==> flow/design.v <==
module tlb
(
    input  wire                      clk,
    input  wire [               18:0] s0_vppn    ,
    input  wire                       s0_va_bit12,
    input  wire [                9:0] s0_asid    ,
    output wire                       s0_found   ,
    output wire [$clog2(16)-1:0] s0_index   ,  
    output wire [               19:0] s0_ppn     ,
    output wire [                5:0] s0_ps      ,
    output wire [                1:0] s0_plv     ,
    output wire [                1:0] s0_mat     ,
    output wire                       s0_d       ,
    output wire                       s0_v       ,
    input  wire [               18:0] s1_vppn    ,
    input  wire                       s1_va_bit12,
    input  wire [                9:0] s1_asid    ,
    output wire                       s1_found   ,
    output wire [$clog2(16)-1:0] s1_index   ,
    output wire [               19:0] s1_ppn     ,
    output wire [                5:0] s1_ps      ,
    output wire [                1:0] s1_plv     ,
    output wire [                1:0] s1_mat     ,
    output wire                       s1_d       ,
    output wire                       s1_v       ,
    input  wire                      invtlb_valid,
    input  wire [               4:0] invtlb_op   ,
    input  wire                       we     ,
    input  wire [$clog2(16)-1:0] w_index,
    input  wire                       w_e    ,
    input  wire [               18:0] w_vppn ,
    input  wire [                5:0] w_ps   ,
    input  wire [                9:0] w_asid ,
    input  wire                       w_g    ,
    input  wire [               19:0] w_ppn0 ,
    input  wire [                1:0] w_plv0 ,
    input  wire [                1:0] w_mat0 ,
    input  wire                       w_d0   ,
    input  wire                       w_v0   ,
    input  wire [               19:0] w_ppn1 ,
    input  wire [                1:0] w_plv1 ,
    input  wire [                1:0] w_mat1 ,
    input  wire                       w_d1   ,
    input  wire                       w_v1   ,
    input  wire [$clog2(16)-1:0] r_index,
    output wire                       r_e    ,
    output wire [               18:0] r_vppn ,
    output wire [                5:0] r_ps   ,
    output wire [                9:0] r_asid ,
    output wire                       r_g    ,
    output wire [               19:0] r_ppn0 ,
    output wire [                1:0] r_plv0 ,
    output wire [                1:0] r_mat0 ,
    output wire                       r_d0   ,
    output wire                       r_v0   ,
    output wire [               19:0] r_ppn1 ,
    output wire [                1:0] r_plv1 ,
    output wire [                1:0] r_mat1 ,
    output wire                       r_d1   ,
    output wire                       r_v1
);
reg  [16-1:0] tlb_e                     ;
reg  [16-1:0] tlb_ps2MB                 ;  
reg  [        5:0] tlb_ps       [16-1:0];
reg  [       18:0] tlb_vppn     [16-1:0];
reg  [        9:0] tlb_asid     [16-1:0];
reg                tlb_g        [16-1:0];
reg  [       19:0] tlb_ppn0     [16-1:0];
reg  [        1:0] tlb_plv0     [16-1:0];
reg  [        1:0] tlb_mat0     [16-1:0];
reg                tlb_d0       [16-1:0];
reg                tlb_v0       [16-1:0];
reg  [       19:0] tlb_ppn1     [16-1:0];
reg  [        1:0] tlb_plv1     [16-1:0];
reg  [        1:0] tlb_mat1     [16-1:0];
reg                tlb_d1       [16-1:0];
reg                tlb_v1       [16-1:0];
wire [       15:0] match0                    ;
wire [       15:0] match1                    ;
assign match0[ 0] = (s0_vppn[18:9]==tlb_vppn[ 0][18:9])
                 && (tlb_ps2MB[ 0] || s0_vppn[8:0]==tlb_vppn[ 0][8:0])
                 && ((s0_asid==tlb_asid[ 0]) || tlb_g[ 0])
                 && tlb_e[0];
assign match0[ 1] = (s0_vppn[18:9]==tlb_vppn[ 1][18:9])
                 && (tlb_ps2MB[ 1] || s0_vppn[8:0]==tlb_vppn[ 1][8:0])
                 && ((s0_asid==tlb_asid[ 1]) || tlb_g[ 1])
                 && tlb_e[1];
assign match0[ 2] = (s0_vppn[18:9]==tlb_vppn[ 2][18:9])
                 && (tlb_ps2MB[ 2] || s0_vppn[8:0]==tlb_vppn[ 2][8:0])
                 && ((s0_asid==tlb_asid[ 2]) || tlb_g[ 2])
                 && tlb_e[2];
assign match0[ 3] = (s0_vppn[18:9]==tlb_vppn[ 3][18:9])
                 && (tlb_ps2MB[ 3] || s0_vppn[8:0]==tlb_vppn[ 3][8:0])
                 && ((s0_asid==tlb_asid[ 3]) || tlb_g[ 3])
                 && tlb_e[3];
assign match0[ 4] = (s0_vppn[18:9]==tlb_vppn[ 4][18:9])
                 && (tlb_ps2MB[ 4] || s0_vppn[8:0]==tlb_vppn[ 4][8:0])
                 && ((s0_asid==tlb_asid[ 4]) || tlb_g[ 4])
                 && tlb_e[4];
assign match0[ 5] = (s0_vppn[18:9]==tlb_vppn[ 5][18:9])
                 && (tlb_ps2MB[ 5] || s0_vppn[8:0]==tlb_vppn[ 5][8:0])
                 && ((s0_asid==tlb_asid[ 5]) || tlb_g[ 5])
                 && tlb_e[5];
assign match0[ 6] = (s0_vppn[18:9]==tlb_vppn[ 6][18:9])
                 && (tlb_ps2MB[ 6] || s0_vppn[8:0]==tlb_vppn[ 6][8:0])
                 && ((s0_asid==tlb_asid[ 6]) || tlb_g[ 6])
                 && tlb_e[6];
assign match0[ 7] = (s0_vppn[18:9]==tlb_vppn[ 7][18:9])
                 && (tlb_ps2MB[ 7] || s0_vppn[8:0]==tlb_vppn[ 7][8:0])
                 && ((s0_asid==tlb_asid[ 7]) || tlb_g[ 7])
                 && tlb_e[7];
assign match0[ 8] = (s0_vppn[18:9]==tlb_vppn[ 8][18:9])
                 && (tlb_ps2MB[ 8] || s0_vppn[8:0]==tlb_vppn[ 8][8:0])
                 && ((s0_asid==tlb_asid[ 8]) || tlb_g[ 8])
                 && tlb_e[8];
assign match0[ 9] = (s0_vppn[18:9]==tlb_vppn[ 9][18:9])
                 && (tlb_ps2MB[ 9] || s0_vppn[8:0]==tlb_vppn[ 9][8:0])
                 && ((s0_asid==tlb_asid[ 9]) || tlb_g[ 9])
                 && tlb_e[9];
assign match0[10] = (s0_vppn[18:9]==tlb_vppn[10][18:9])
                 && (tlb_ps2MB[10] || s0_vppn[8:0]==tlb_vppn[10][8:0])
                 && ((s0_asid==tlb_asid[10]) || tlb_g[10])
                 && tlb_e[10];
assign match0[11] = (s0_vppn[18:9]==tlb_vppn[11][18:9])
                 && (tlb_ps2MB[11] || s0_vppn[8:0]==tlb_vppn[11][8:0])
                 && ((s0_asid==tlb_asid[11]) || tlb_g[11])
                 && tlb_e[11];
assign match0[12] = (s0_vppn[18:9]==tlb_vppn[12][18:9])
                 && (tlb_ps2MB[12] || s0_vppn[8:0]==tlb_vppn[12][8:0])
                 && ((s0_asid==tlb_asid[12]) || tlb_g[12])
                 && tlb_e[12];
assign match0[13] = (s0_vppn[18:9]==tlb_vppn[13][18:9])
                 && (tlb_ps2MB[13] || s0_vppn[8:0]==tlb_vppn[13][8:0])
                 && ((s0_asid==tlb_asid[13]) || tlb_g[13])
                 && tlb_e[13];
assign match0[14] = (s0_vppn[18:9]==tlb_vppn[14][18:9])
                 && (tlb_ps2MB[14] || s0_vppn[8:0]==tlb_vppn[14][8:0])
                 && ((s0_asid==tlb_asid[14]) || tlb_g[14])
                 && tlb_e[14];
assign match0[15] = (s0_vppn[18:9]==tlb_vppn[15][18:9])
                 && (tlb_ps2MB[15] || s0_vppn[8:0]==tlb_vppn[15][8:0])
                 && ((s0_asid==tlb_asid[15]) || tlb_g[15])
                 && tlb_e[15];
assign match1[ 0] = (s1_vppn[18:9]==tlb_vppn[ 0][18:9])
                 && (tlb_ps2MB[ 0] || s1_vppn[8:0]==tlb_vppn[ 0][8:0])
                 && ((s1_asid==tlb_asid[ 0]) || tlb_g[ 0])
                 && tlb_e[0];
assign match1[ 1] = (s1_vppn[18:9]==tlb_vppn[ 1][18:9])
                 && (tlb_ps2MB[ 1] || s1_vppn[8:0]==tlb_vppn[ 1][8:0])
                 && ((s1_asid==tlb_asid[ 1]) || tlb_g[ 1])
                 && tlb_e[1];
assign match1[ 2] = (s1_vppn[18:9]==tlb_vppn[ 2][18:9])
                 && (tlb_ps2MB[ 2] || s1_vppn[8:0]==tlb_vppn[ 2][8:0])
                 && ((s1_asid==tlb_asid[ 2]) || tlb_g[ 2])
                 && tlb_e[2];
assign match1[ 3] = (s1_vppn[18:9]==tlb_vppn[ 3][18:9])
                 && (tlb_ps2MB[ 3] || s1_vppn[8:0]==tlb_vppn[ 3][8:0])
                 && ((s1_asid==tlb_asid[ 3]) || tlb_g[ 3])
                 && tlb_e[3];
assign match1[ 4] = (s1_vppn[18:9]==tlb_vppn[ 4][18:9])
                 && (tlb_ps2MB[ 4] || s1_vppn[8:0]==tlb_vppn[ 4][8:0])
                 && ((s1_asid==tlb_asid[ 4]) || tlb_g[ 4])
                 && tlb_e[4];
assign match1[ 5] = (s1_vppn[18:9]==tlb_vppn[ 5][18:9])
                 && (tlb_ps2MB[ 5] || s1_vppn[8:0]==tlb_vppn[ 5][8:0])
                 && ((s1_asid==tlb_asid[ 5]) || tlb_g[ 5])
                 && tlb_e[5];
assign match1[ 6] = (s1_vppn[18:9]==tlb_vppn[ 6][18:9])
                 && (tlb_ps2MB[ 6] || s1_vppn[8:0]==tlb_vppn[ 6][8:0])
                 && ((s1_asid==tlb_asid[ 6]) || tlb_g[ 6])
                 && tlb_e[6];
assign match1[ 7] = (s1_vppn[18:9]==tlb_vppn[ 7][18:9])
                 && (tlb_ps2MB[ 7] || s1_vppn[8:0]==tlb_vppn[ 7][8:0])
                 && ((s1_asid==tlb_asid[ 7]) || tlb_g[ 7])
                 && tlb_e[7];
assign match1[ 8] = (s1_vppn[18:9]==tlb_vppn[ 8][18:9])
                 && (tlb_ps2MB[ 8] || s1_vppn[8:0]==tlb_vppn[ 8][8:0])
                 && ((s1_asid==tlb_asid[ 8]) || tlb_g[ 8])
                 && tlb_e[8];
assign match1[ 9] = (s1_vppn[18:9]==tlb_vppn[ 9][18:9])
                 && (tlb_ps2MB[ 9] || s1_vppn[8:0]==tlb_vppn[ 9][8:0])
                 && ((s1_asid==tlb_asid[ 9]) || tlb_g[ 9])
                 && tlb_e[9];
assign match1[10] = (s1_vppn[18:9]==tlb_vppn[10][18:9])
                 && (tlb_ps2MB[10] || s1_vppn[8:0]==tlb_vppn[10][8:0])
                 && ((s1_asid==tlb_asid[10]) || tlb_g[10])
                 && tlb_e[10];
assign match1[11] = (s1_vppn[18:9]==tlb_vppn[11][18:9])
                 && (tlb_ps2MB[11] || s1_vppn[8:0]==tlb_vppn[11][8:0])
                 && ((s1_asid==tlb_asid[11]) || tlb_g[11])
                 && tlb_e[11];
assign match1[12] = (s1_vppn[18:9]==tlb_vppn[12][18:9])
                 && (tlb_ps2MB[12] || s1_vppn[8:0]==tlb_vppn[12][8:0])
                 && ((s1_asid==tlb_asid[12]) || tlb_g[12])
                 && tlb_e[12];
assign match1[13] = (s1_vppn[18:9]==tlb_vppn[13][18:9])
                 && (tlb_ps2MB[13] || s1_vppn[8:0]==tlb_vppn[13][8:0])
                 && ((s1_asid==tlb_asid[13]) || tlb_g[13])
                 && tlb_e[13];
assign match1[14] = (s1_vppn[18:9]==tlb_vppn[14][18:9])
                 && (tlb_ps2MB[14] || s1_vppn[8:0]==tlb_vppn[14][8:0])
                 && ((s1_asid==tlb_asid[14]) || tlb_g[14])
                 && tlb_e[14];
assign match1[15] = (s1_vppn[18:9]==tlb_vppn[15][18:9])
                 && (tlb_ps2MB[15] || s1_vppn[8:0]==tlb_vppn[15][8:0])
                 && ((s1_asid==tlb_asid[15]) || tlb_g[15])
                 && tlb_e[15];
assign s0_found     = match0[ 0] | match0[ 1] | match0[ 2] | match0[ 3]
                    | match0[ 4] | match0[ 5] | match0[ 6] | match0[ 7]
                    | match0[ 8] | match0[ 9] | match0[10] | match0[11]
                    | match0[12] | match0[13] | match0[14] | match0[15];
assign s0_index     = s0_found ? (match0[ 0] ? 4'h0 : (match0[ 1] ? 4'h1 : (
                                  match0[ 2] ? 4'h2 : (match0[ 3] ? 4'h3 : (
                                  match0[ 4] ? 4'h4 : (match0[ 5] ? 4'h5 : (
                                  match0[ 6] ? 4'h6 : (match0[ 7] ? 4'h7 : (
                                  match0[ 8] ? 4'h8 : (match0[ 9] ? 4'h9 : (
                                  match0[10] ? 4'ha : (match0[11] ? 4'hb : (
                                  match0[12] ? 4'hc : (match0[13] ? 4'hd : (
                                  match0[14] ? 4'he : (match0[15] ? 4'hf : 4'hx
                                  )))))))))))))))) : 4'hx;
wire even_or_odd0 = tlb_ps2MB[s0_index] ? s0_vppn[8] : s0_va_bit12;
assign s0_ppn		= s0_found ? (even_or_odd0 ? tlb_ppn1[s0_index] : tlb_ppn0[s0_index])
 :
								 20'hxxx;
assign s0_ps        =   tlb_ps[s0_index]  ;
assign s0_plv       =   even_or_odd0 ? tlb_plv1[s0_index] : tlb_plv0[s0_index];
assign s0_mat       =   even_or_odd0 ? tlb_mat1[s0_index] : tlb_mat0[s0_index];
assign s0_d         =   even_or_odd0 ? tlb_d1[s0_index] : tlb_d0[s0_index];
assign s0_v         =   even_or_odd0 ? tlb_v1[s0_index] : tlb_v0[s0_index];
assign s1_found     = match1[ 0] | match1[ 1] | match1[ 2] | match1[ 3]
                    | match1[ 4] | match1[ 5] | match1[ 6] | match1[ 7]
                    | match1[ 8] | match1[ 9] | match1[10] | match1[11]
                    | match1[12] | match1[13] | match1[14] | match1[15];
assign s1_index     = s1_found ? (match1[ 0] ? 4'h0 : (match1[ 1] ? 4'h1 : (
                                  match1[ 2] ? 4'h2 : (match1[ 3] ? 4'h3 : (
                                  match1[ 4] ? 4'h4 : (match1[ 5] ? 4'h5 : (
                                  match1[ 6] ? 4'h6 : (match1[ 7] ? 4'h7 : (
                                  match1[ 8] ? 4'h8 : (match1[ 9] ? 4'h9 : (
                                  match1[10] ? 4'ha : (match1[11] ? 4'hb : (
                                  match1[12] ? 4'hc : (match1[13] ? 4'hd : (
                                  match1[14] ? 4'he : (match1[15] ? 4'hf : 4'hx
                                  )))))))))))))))) : 4'hx;
wire even_or_odd1 = tlb_ps2MB[s1_index] ? s1_vppn[8] : s1_va_bit12;
assign s1_ppn		= s1_found ? (even_or_odd1 ? tlb_ppn1[s1_index] : tlb_ppn0[s1_index])
 :
								 20'hxxx;
assign s1_ps        =   tlb_ps[s1_index]  ;
assign s1_plv       =   even_or_odd1 ? tlb_plv1[s1_index] : tlb_plv0[s1_index];
assign s1_mat       =   even_or_odd1 ? tlb_mat1[s1_index] : tlb_mat0[s1_index];
assign s1_d         =   even_or_odd1 ? tlb_d1[s1_index] : tlb_d0[s1_index];
assign s1_v         =   even_or_odd1 ? tlb_v1[s1_index] : tlb_v0[s1_index];
integer i;
always @(posedge clk) begin
    if(invtlb_valid) begin
        if(invtlb_op == 5'b00000||invtlb_op == 5'b00001) begin
            for(i = 0; i < 16; i = i+1) begin
                tlb_e[i] <= 1'b0;
            end
        end
        else if(invtlb_op == 5'b00010) begin
            for(i = 0; i < 16; i = i+1) begin
                if(tlb_g[i] == 1'b1) begin
                    tlb_e[i] <= 1'b0;
                end
            end
        end
        else if(invtlb_op == 5'b00011) begin
            for(i = 0; i < 16; i = i+1) begin
                if(tlb_g[i]==1'b0) begin
                    tlb_e[i] <= 1'b0;
                end
            end
        end
        else if(invtlb_op == 5'b00100) begin
            for(i = 0; i < 16; i = i+1) begin
                if(tlb_g[i]==1'b0 && tlb_asid[i]==s1_asid) begin
                    tlb_e[i] <= 1'b0;
                end
            end
        end
        else if(invtlb_op == 5'b00101) begin
            for(i = 0; i < 16; i = i+1) begin
                if(tlb_g[i]==1'b0 && tlb_asid[i]==s1_asid && tlb_vppn[i][18:9]==s1_vppn[18:9] && (tlb_ps2MB[i] || s1_vppn[8:0] == tlb_vppn[i][8:0])) begin
                    tlb_e[i] <= 1'b0;
                end
            end
        end
        else if(invtlb_op == 5'b00110) begin
            for(i = 0; i < 16; i = i+1) begin
                if((tlb_g[i]==1'b1 || tlb_asid[i]==s1_asid) && tlb_vppn[i][18:9]==s1_vppn[18:9] && (tlb_ps2MB[i] || s1_vppn[8:0] == tlb_vppn[i][8:0])) begin
                    tlb_e[i] <= 1'b0;
                end
            end
        end
    end
    if(we) begin
        tlb_e[w_index]       <= w_e                    ;
        tlb_ps[w_index]      <= w_ps                   ;
        tlb_ps2MB[w_index]   <= (w_ps == 6'h15) ? 1 : 0; 
        tlb_vppn[w_index]    <= w_vppn                 ;
        tlb_asid[w_index]    <= w_asid                 ;
        tlb_g[w_index]       <= w_g                    ;
        tlb_ppn0[w_index]    <= w_ppn0                 ;
        tlb_plv0[w_index]    <= w_plv0                 ;
        tlb_mat0[w_index]    <= w_mat0                 ;
        tlb_d0[w_index]      <= w_d0                   ;
        tlb_v0[w_index]      <= w_v0                   ;
        tlb_ppn1[w_index]    <= w_ppn1                 ;
        tlb_plv1[w_index]    <= w_plv1                 ;
        tlb_mat1[w_index]    <= w_mat1                 ;
        tlb_d1[w_index]      <= w_d1                   ;
        tlb_v1[w_index]      <= w_v1                   ;
    end
end
assign r_e      = tlb_e[r_index]   ;
assign r_vppn   = tlb_vppn[r_index];
assign r_ps     = tlb_ps[r_index]  ;
assign r_asid   = tlb_asid[r_index];
assign r_g      = tlb_g[r_index]   ;
assign r_ppn0   = tlb_ppn0[r_index];
assign r_plv0   = tlb_plv0[r_index];
assign r_mat0   = tlb_mat0[r_index];
assign r_d0     = tlb_d0[r_index]  ;
assign r_v0     = tlb_v0[r_index]  ;
assign r_ppn1   = tlb_ppn1[r_index];
assign r_plv1   = tlb_plv1[r_index];
assign r_mat1   = tlb_mat1[r_index];
assign r_d1     = tlb_d1[r_index]  ;
assign r_v1     = tlb_v1[r_index]  ;
endmodule
From RTL to reports: tlb
The steps from the RTL of tlb to its reports follow in flow order.
Lines are those of the file above, counted from 1.
{"block": "design", "top": "tlb", "clock": "clk", "cell_library": "sky130hd", "lib_corner": "tt_025C_1v80"}

Word-level counts
Source: Yosys, flattened and elaborated, memories not mapped. Widths are those after wreduce; folded enables and synchronous resets count as part of the registers. Registers that Yosys merges into a memory's read port (data or address) are not register bits. Print and check cells do not count.
Yosys's memory passes give these memory sizes; they may raise the number of words (mostly to a power of two), join words into wider ones and drop unused or constant bits.
{"block": "word_totals", "regBits": 32, "latchBits": 0, "ram_bits": 1408, "mem_bits_ro": 0, "memories": 14, "in_bits": 165, "out_inout_bits": 163, "word_cells": 712}
{"block": "mem_list", "memory": "tlb_ppn0", "size": 16, "width": 20, "line_no": 68, "source": "reg  [       19:0] tlb_ppn0     [16-1:0];"}
{"block": "mem_list", "memory": "tlb_ppn1", "size": 16, "width": 20, "line_no": 73, "source": "reg  [       19:0] tlb_ppn1     [16-1:0];"}
{"block": "mem_list", "memory": "tlb_vppn", "size": 16, "width": 19, "line_no": 65, "source": "reg  [       18:0] tlb_vppn     [16-1:0];"}
{"block": "mem_list", "memory": "tlb_asid", "size": 16, "width": 10, "line_no": 66, "source": "reg  [        9:0] tlb_asid     [16-1:0];"}
{"block": "mem_list", "memory": "tlb_ps", "size": 16, "width": 6, "line_no": 64, "source": "reg  [        5:0] tlb_ps       [16-1:0];"}
{"block": "mem_list", "memory": "tlb_mat0", "size": 16, "width": 2, "line_no": 70, "source": "reg  [        1:0] tlb_mat0     [16-1:0];"}
Memories not listed: 8.
{"block": "op_classes", "addsub": 1, "multipliers": 0, "div_mod_pow": 0, "compare": 0, "eq_ne": 135, "shift": 7, "n_mux": 243, "bitwise": 52, "reduce_logical": 258}
{"block": "op_table", "op": "10-bit == test", "count": 96}
{"block": "op_table", "op": "9-bit == test", "count": 32}
{"block": "op_table", "op": "1-bit 2-to-1 mux", "count": 189}
{"block": "op_table", "op": "1-bit logical AND", "count": 176}
{"block": "op_table", "op": "4-bit 2-to-1 mux", "count": 35}
{"block": "op_table", "op": "20-bit 2-to-1 mux", "count": 6}
{"block": "op_table", "op": "1-bit logical OR", "count": 81}
{"block": "op_table", "op": "16-bit by 4-bit indexed select with 1-bit output", "count": 3}
{"block": "op_table", "op": "1-bit by 5-bit variable shift with 16-bit output", "count": 2}
{"block": "op_table", "op": "1-bit by 5-bit variable shift with 16-bit output (first input constant)", "count": 2}
{"block": "op_table", "op": "16-bit AND", "count": 2}
{"block": "op_table", "op": "16-bit bitwise OR", "count": 2}
{"block": "op_table", "op": "16-bit inverter", "count": 2}
{"block": "op_table", "op": "16-bit 2-to-1 mux", "count": 2}
{"block": "op_table", "op": "1-bit bitwise OR", "count": 30}
{"block": "op_table", "op": "19-bit 2-to-1 mux", "count": 1}
{"block": "op_table", "op": "1-bit inverter", "count": 16}
{"block": "op_table", "op": "2-bit 2-to-1 mux", "count": 8}
{"block": "op_table", "op": "5-bit by 3-bit == test with 1-bit output (second input constant)", "count": 3}
{"block": "op_table", "op": "5-bit by 2-bit == test with 1-bit output (second input constant)", "count": 2}
{"block": "op_table", "op": "10-bit 2-to-1 mux", "count": 1}
{"block": "op_table", "op": "6-bit by 5-bit == test with 1-bit output (second input constant)", "count": 1}
{"block": "op_table", "op": "6-bit 2-to-1 mux", "count": 1}
{"block": "op_table", "op": "4-bit negator with 5-bit output", "count": 1}
{"block": "op_table", "op": "5-bit by 1-bit == test with 1-bit output (second input constant)", "count": 1}
{"block": "op_table", "op": "5-bit logical NOT", "count": 1}

Logic depth
Yosys ltp: most cells in a row. Word level: on the elaborated netlist, between registers, memories and ports. Mapped: between sequential cells and ports; inverters and the memories' decode and read muxes count.
{"block": "logic_depth", "depth_word": 26, "abc_area": 0, "ltp_mapped": 19, "depth_no_buf": 14}

After synthesis
Yosys stat after the flow's synthesis: flattened, memories mapped to cells. It holds for the ABC_AREA given above (unset counts as 0); a run with the other value may have another netlist.
{"block": "types", "cell_type": "sky130_fd_sc_hd__edfxtp_1", "count": 1424, "type_area_um2": 4.28E+04}
{"block": "types", "cell_type": "sky130_fd_sc_hd__mux4_2", "count": 445, "type_area_um2": 1E+04}
{"block": "types", "cell_type": "sky130_fd_sc_hd__mux2i_1", "count": 923, "type_area_um2": 9.24E+03}
{"block": "types", "cell_type": "sky130_fd_sc_hd__xor2_1", "count": 590, "type_area_um2": 5.17E+03}
{"block": "types", "cell_type": "sky130_fd_sc_hd__xnor2_1", "count": 340, "type_area_um2": 2.98E+03}
{"block": "types", "cell_type": "sky130_fd_sc_hd__nand2_1", "count": 551, "type_area_um2": 2.07E+03}
{"block": "types", "cell_type": "sky130_fd_sc_hd__o21ai_0", "count": 306, "type_area_um2": 1.53E+03}
{"block": "types", "cell_type": "sky130_fd_sc_hd__mux2_2", "count": 101, "type_area_um2": 1.14E+03}
{"block": "types", "cell_type": "sky130_fd_sc_hd__nor4_1", "count": 150, "type_area_um2": 938.4}
{"block": "types", "cell_type": "sky130_fd_sc_hd__buf_2", "count": 181, "type_area_um2": 905.869}
{"block": "types", "cell_type": "sky130_fd_sc_hd__a211oi_1", "count": 117, "type_area_um2": 878.342}
{"block": "types", "cell_type": "sky130_fd_sc_hd__clkbuf_1", "count": 229, "type_area_um2": 859.574}
{"block": "types", "cell_type": "sky130_fd_sc_hd__and3_1", "count": 95, "type_area_um2": 594.32}
{"block": "types", "cell_type": "sky130_fd_sc_hd__nand4_1", "count": 86, "type_area_um2": 538.016}
{"block": "types", "cell_type": "sky130_fd_sc_hd__nor3_1", "count": 101, "type_area_um2": 505.485}
{"block": "types", "cell_type": "sky130_fd_sc_hd__a41oi_1", "count": 53, "type_area_um2": 464.195}
{"block": "types", "cell_type": "sky130_fd_sc_hd__nor2_1", "count": 123, "type_area_um2": 461.693}
{"block": "types", "cell_type": "sky130_fd_sc_hd__o22ai_1", "count": 66, "type_area_um2": 412.896}
Not listed: further types 60, cells in them 504.
{"block": "mapped", "cell_count": 6385, "yosys_area_um2": 85096.6, "sequential_area_um2": 43081.3, "flip_flops": 1440, "n_buf": 493}

Worst setup path after synthesis
Path of least setup slack by OpenSTA after synthesis, without wires, with an ideal clock, recovery checks aside; 20% of the period is set as input and as output delay. Where synthesis merged equal registers, the netlist keeps one of their names.
{"block": "synth_timing", "path_kind": "input to register", "start": "input port w_index[0]", "end": "memory tlb_asid[0][0]", "period_ps": 10000, "input_delay_ps": 2000, "setup_time_ps": 647, "launch_ps": 2000, "t_arrival_ps": 8946, "required_ps": 9353, "setup_slack_ps": 407, "delay_ps": 7593, "driving_pins": 6, "n_path_buf": 2, "synth_period_reached_ps": 9593}
"delay_ps" = arrival - input delay + setup time.
"driving_pins" counts driving pins, that of a launching flip-flop among them; a cell with two outputs on the path counts twice.
"synth_period_reached_ps" = period - worst setup slack (recovery checks aside). The figure is calculated, with input and output delays left at 20% of the set period.
Between the ends stands the longest chain of elaborated cells between them, by number of cells; it is not shown to be the way that was timed. Of several equally long chains one is given.
Each line given opens the expression or statement behind the cell; cells for indexed reads and writes are added by Yosys, which also makes memories of some case tables.
{"block": "synth_between", "cell_sequence": "sky130_fd_sc_hd__clkbuf_1 sky130_fd_sc_hd__inv_1 sky130_fd_sc_hd__ha_1 sky130_fd_sc_hd__clkbuf_1 sky130_fd_sc_hd__nand2_1 sky130_fd_sc_hd__nor3_1", "elab_chain_cells": 1, "cells_between": 1, "lines_between": 1, "classes_between": "1 x mux"}
{"block": "synth_lines", "element": "start, declared", "line_no": 29, "source": "input  wire [$clog2(16)-1:0] w_index,"}
{"block": "synth_lines", "element": "4-bit 2-to-1 mux", "line_no": 296, "source": "if(we) begin"}
{"block": "synth_lines", "element": "end, declared", "line_no": 66, "source": "reg  [        9:0] tlb_asid     [16-1:0];"}

Timing after layout
From the final timing report of entry A: the path of least setup slack in the routed layout; clock arrival at registers is part of the times.
The path's times are printed in steps of 10 ps; the period is the one set.
{"block": "layout_timing", "path_kind": "input to output", "start": "input port s1_vppn[16]", "end": "output port s1_ppn[6]", "period_ps": 10000, "input_delay_ps": 2000, "output_delay_ps": 2000, "launch_ps": 2000, "t_arrival_ps": 7730, "required_ps": 8000, "setup_slack_ps": 270, "driving_pins": 18, "n_path_buf": 6}
Between the ends stands the longest chain of elaborated cells between them, by number of cells; it is not shown to be the way that was timed. Of several equally long chains one is given.
{"block": "layout_between", "cell_sequence": "sky130_fd_sc_hd__clkdlybuf4s50_1 sky130_fd_sc_hd__buf_4 sky130_fd_sc_hd__xor2_1 sky130_fd_sc_hd__nor4_1 sky130_fd_sc_hd__nand4_1 sky130_fd_sc_hd__nor4_2 sky130_fd_sc_hd__buf_4 sky130_fd_sc_hd__nor2b_1 sky130_fd_sc_hd__a311o_2 sky130_fd_sc_hd__nand2_8 sky130_fd_sc_hd__clkinv_8 sky130_fd_sc_hd__buf_12 sky130_fd_sc_hd__nor2_4 sky130_fd_sc_hd__a221oi_1 sky130_fd_sc_hd__nor3_1 sky130_fd_sc_hd__mux2i_2 sky130_fd_sc_hd__buf_4 sky130_fd_sc_hd__clkdlybuf4s50_1", "elab_chain_cells": 25, "cells_between": 102, "lines_between": 29, "classes_between": "16 x eq/ne; 1 x shift; 20 x mux; 15 x logic; 48 x reduce/logical; 2 x memory"}
{"block": "layout_lines", "element": "start, declared", "line_no": 15, "source": "input  wire [               18:0] s1_vppn    ,"}
{"block": "layout_lines", "element": "10-bit == test", "line_no": 204, "source": "assign match1[15] = (s1_vppn[18:9]==tlb_vppn[15][18:9])"}
{"block": "layout_lines", "element": "1-bit logical AND (3 in a row)", "line_no": 204}
{"block": "layout_lines", "element": "4-bit 2-to-1 mux (2 in a row)", "line_no": 241, "source": "match1[14] ? 4'he : (match1[15] ? 4'hf : 4'hx"}
{"block": "layout_lines", "element": "4-bit 2-to-1 mux (2 in a row)", "line_no": 240, "source": "match1[12] ? 4'hc : (match1[13] ? 4'hd : ("}
{"block": "layout_lines", "element": "4-bit 2-to-1 mux (2 in a row)", "line_no": 239, "source": "match1[10] ? 4'ha : (match1[11] ? 4'hb : ("}
{"block": "layout_lines", "element": "4-bit 2-to-1 mux (2 in a row)", "line_no": 238, "source": "match1[ 8] ? 4'h8 : (match1[ 9] ? 4'h9 : ("}
{"block": "layout_lines", "element": "4-bit 2-to-1 mux (2 in a row)", "line_no": 237, "source": "match1[ 6] ? 4'h6 : (match1[ 7] ? 4'h7 : ("}
{"block": "layout_lines", "element": "4-bit 2-to-1 mux (2 in a row)", "line_no": 236, "source": "match1[ 4] ? 4'h4 : (match1[ 5] ? 4'h5 : ("}
{"block": "layout_lines", "element": "4-bit 2-to-1 mux (2 in a row)", "line_no": 235, "source": "match1[ 2] ? 4'h2 : (match1[ 3] ? 4'h3 : ("}
{"block": "layout_lines", "element": "4-bit 2-to-1 mux (3 in a row)", "line_no": 234, "source": "assign s1_index     = s1_found ? (match1[ 0] ? 4'h0 : (match1[ 1] ? 4'h1 : ("}
{"block": "layout_lines", "element": "16-bit by 4-bit indexed select with 1-bit output", "line_no": 243, "source": "wire even_or_odd1 = tlb_ps2MB[s1_index] ? s1_vppn[8] : s1_va_bit12;"}
{"block": "layout_lines", "element": "1-bit 2-to-1 mux", "line_no": 243}
{"block": "layout_lines", "element": "20-bit 2-to-1 mux (2 in a row)", "line_no": 244, "source": "assign s1_ppn = s1_found ? (even_or_odd1 ? tlb_ppn1[s1_index] : tlb_ppn0[s1_index])"}
{"block": "layout_lines", "element": "end, declared", "line_no": 20, "source": "output wire [               19:0] s1_ppn     ,"}

Add stored flow runs of tlb

Flow measurements of tlb on sky130hd: 3 stored runs with different settings, listed in no order. Input and output delays are each 20% of the period that was set; the output load is 0.01 pF.
By "achievedPeriod_ps" is meant the clock period of the run minus its worst setup slack. This is arithmetic on one report: input and output delays are still those of the set period (20% each).

{"run": "entry A", "settings": { "CELL_PAD_IN_SITES_DETAIL_PLACEMENT": 2, "CELL_PAD_IN_SITES_GLOBAL_PLACEMENT": 1, "SETUP_SLACK_MARGIN": 0.3, "period_ns": 10.0, "CAP_MARGIN": 20, "CORE_MARGIN": 2, "CORE_UTILIZATION": 40, "SLEW_MARGIN": 20 }, "results": { "setup_tns_ps": 0, "timing.setup.ws_ps": 266, "yosys_chip_area_um2": 85096.6, "cell_area_final_um2": 101311.0, "layout_utilization_pct": 47.8, "achievedPeriod_ps": 9734, "die_footprint_um2": 216448.0 }}
{"run": "entry B", "settings": { "SETUP_SLACK_MARGIN": 0.3, "period_ns": 9.89, "CAP_MARGIN": 20, "CORE_MARGIN": 2, "CORE_UTILIZATION": 40, "SLEW_MARGIN": 20 }, "results": { "setup_tns_ps": 0, "timing.setup.ws_ps": 345, "yosys_chip_area_um2": 85096.6, "cell_area_final_um2": 100840.0, "layout_utilization_pct": 47.6, "achievedPeriod_ps": 9545, "die_footprint_um2": 216448.0 }}
{"run": "entry C", "settings": { "CAP_MARGIN": 30, "CELL_PAD_IN_SITES_DETAIL_PLACEMENT": 2, "CELL_PAD_IN_SITES_GLOBAL_PLACEMENT": 3, "CTS_CLUSTER_DIAMETER": 375, "CTS_CLUSTER_SIZE": 56, "MAX_ROUTING_LAYER": "met4", "SETUP_SLACK_MARGIN": 0.3, "TNS_END_PERCENT": 90, "period_ns": 10.8, "CORE_MARGIN": 2, "CORE_UTILIZATION": 40, "SLEW_MARGIN": 20 }, "results": { "setup_tns_ps": 0, "timing.setup.ws_ps": 303, "yosys_chip_area_um2": 85096.6, "cell_area_final_um2": 95550.4, "layout_utilization_pct": 45.1, "achievedPeriod_ps": 10497, "die_footprint_um2": 216448.0 }}
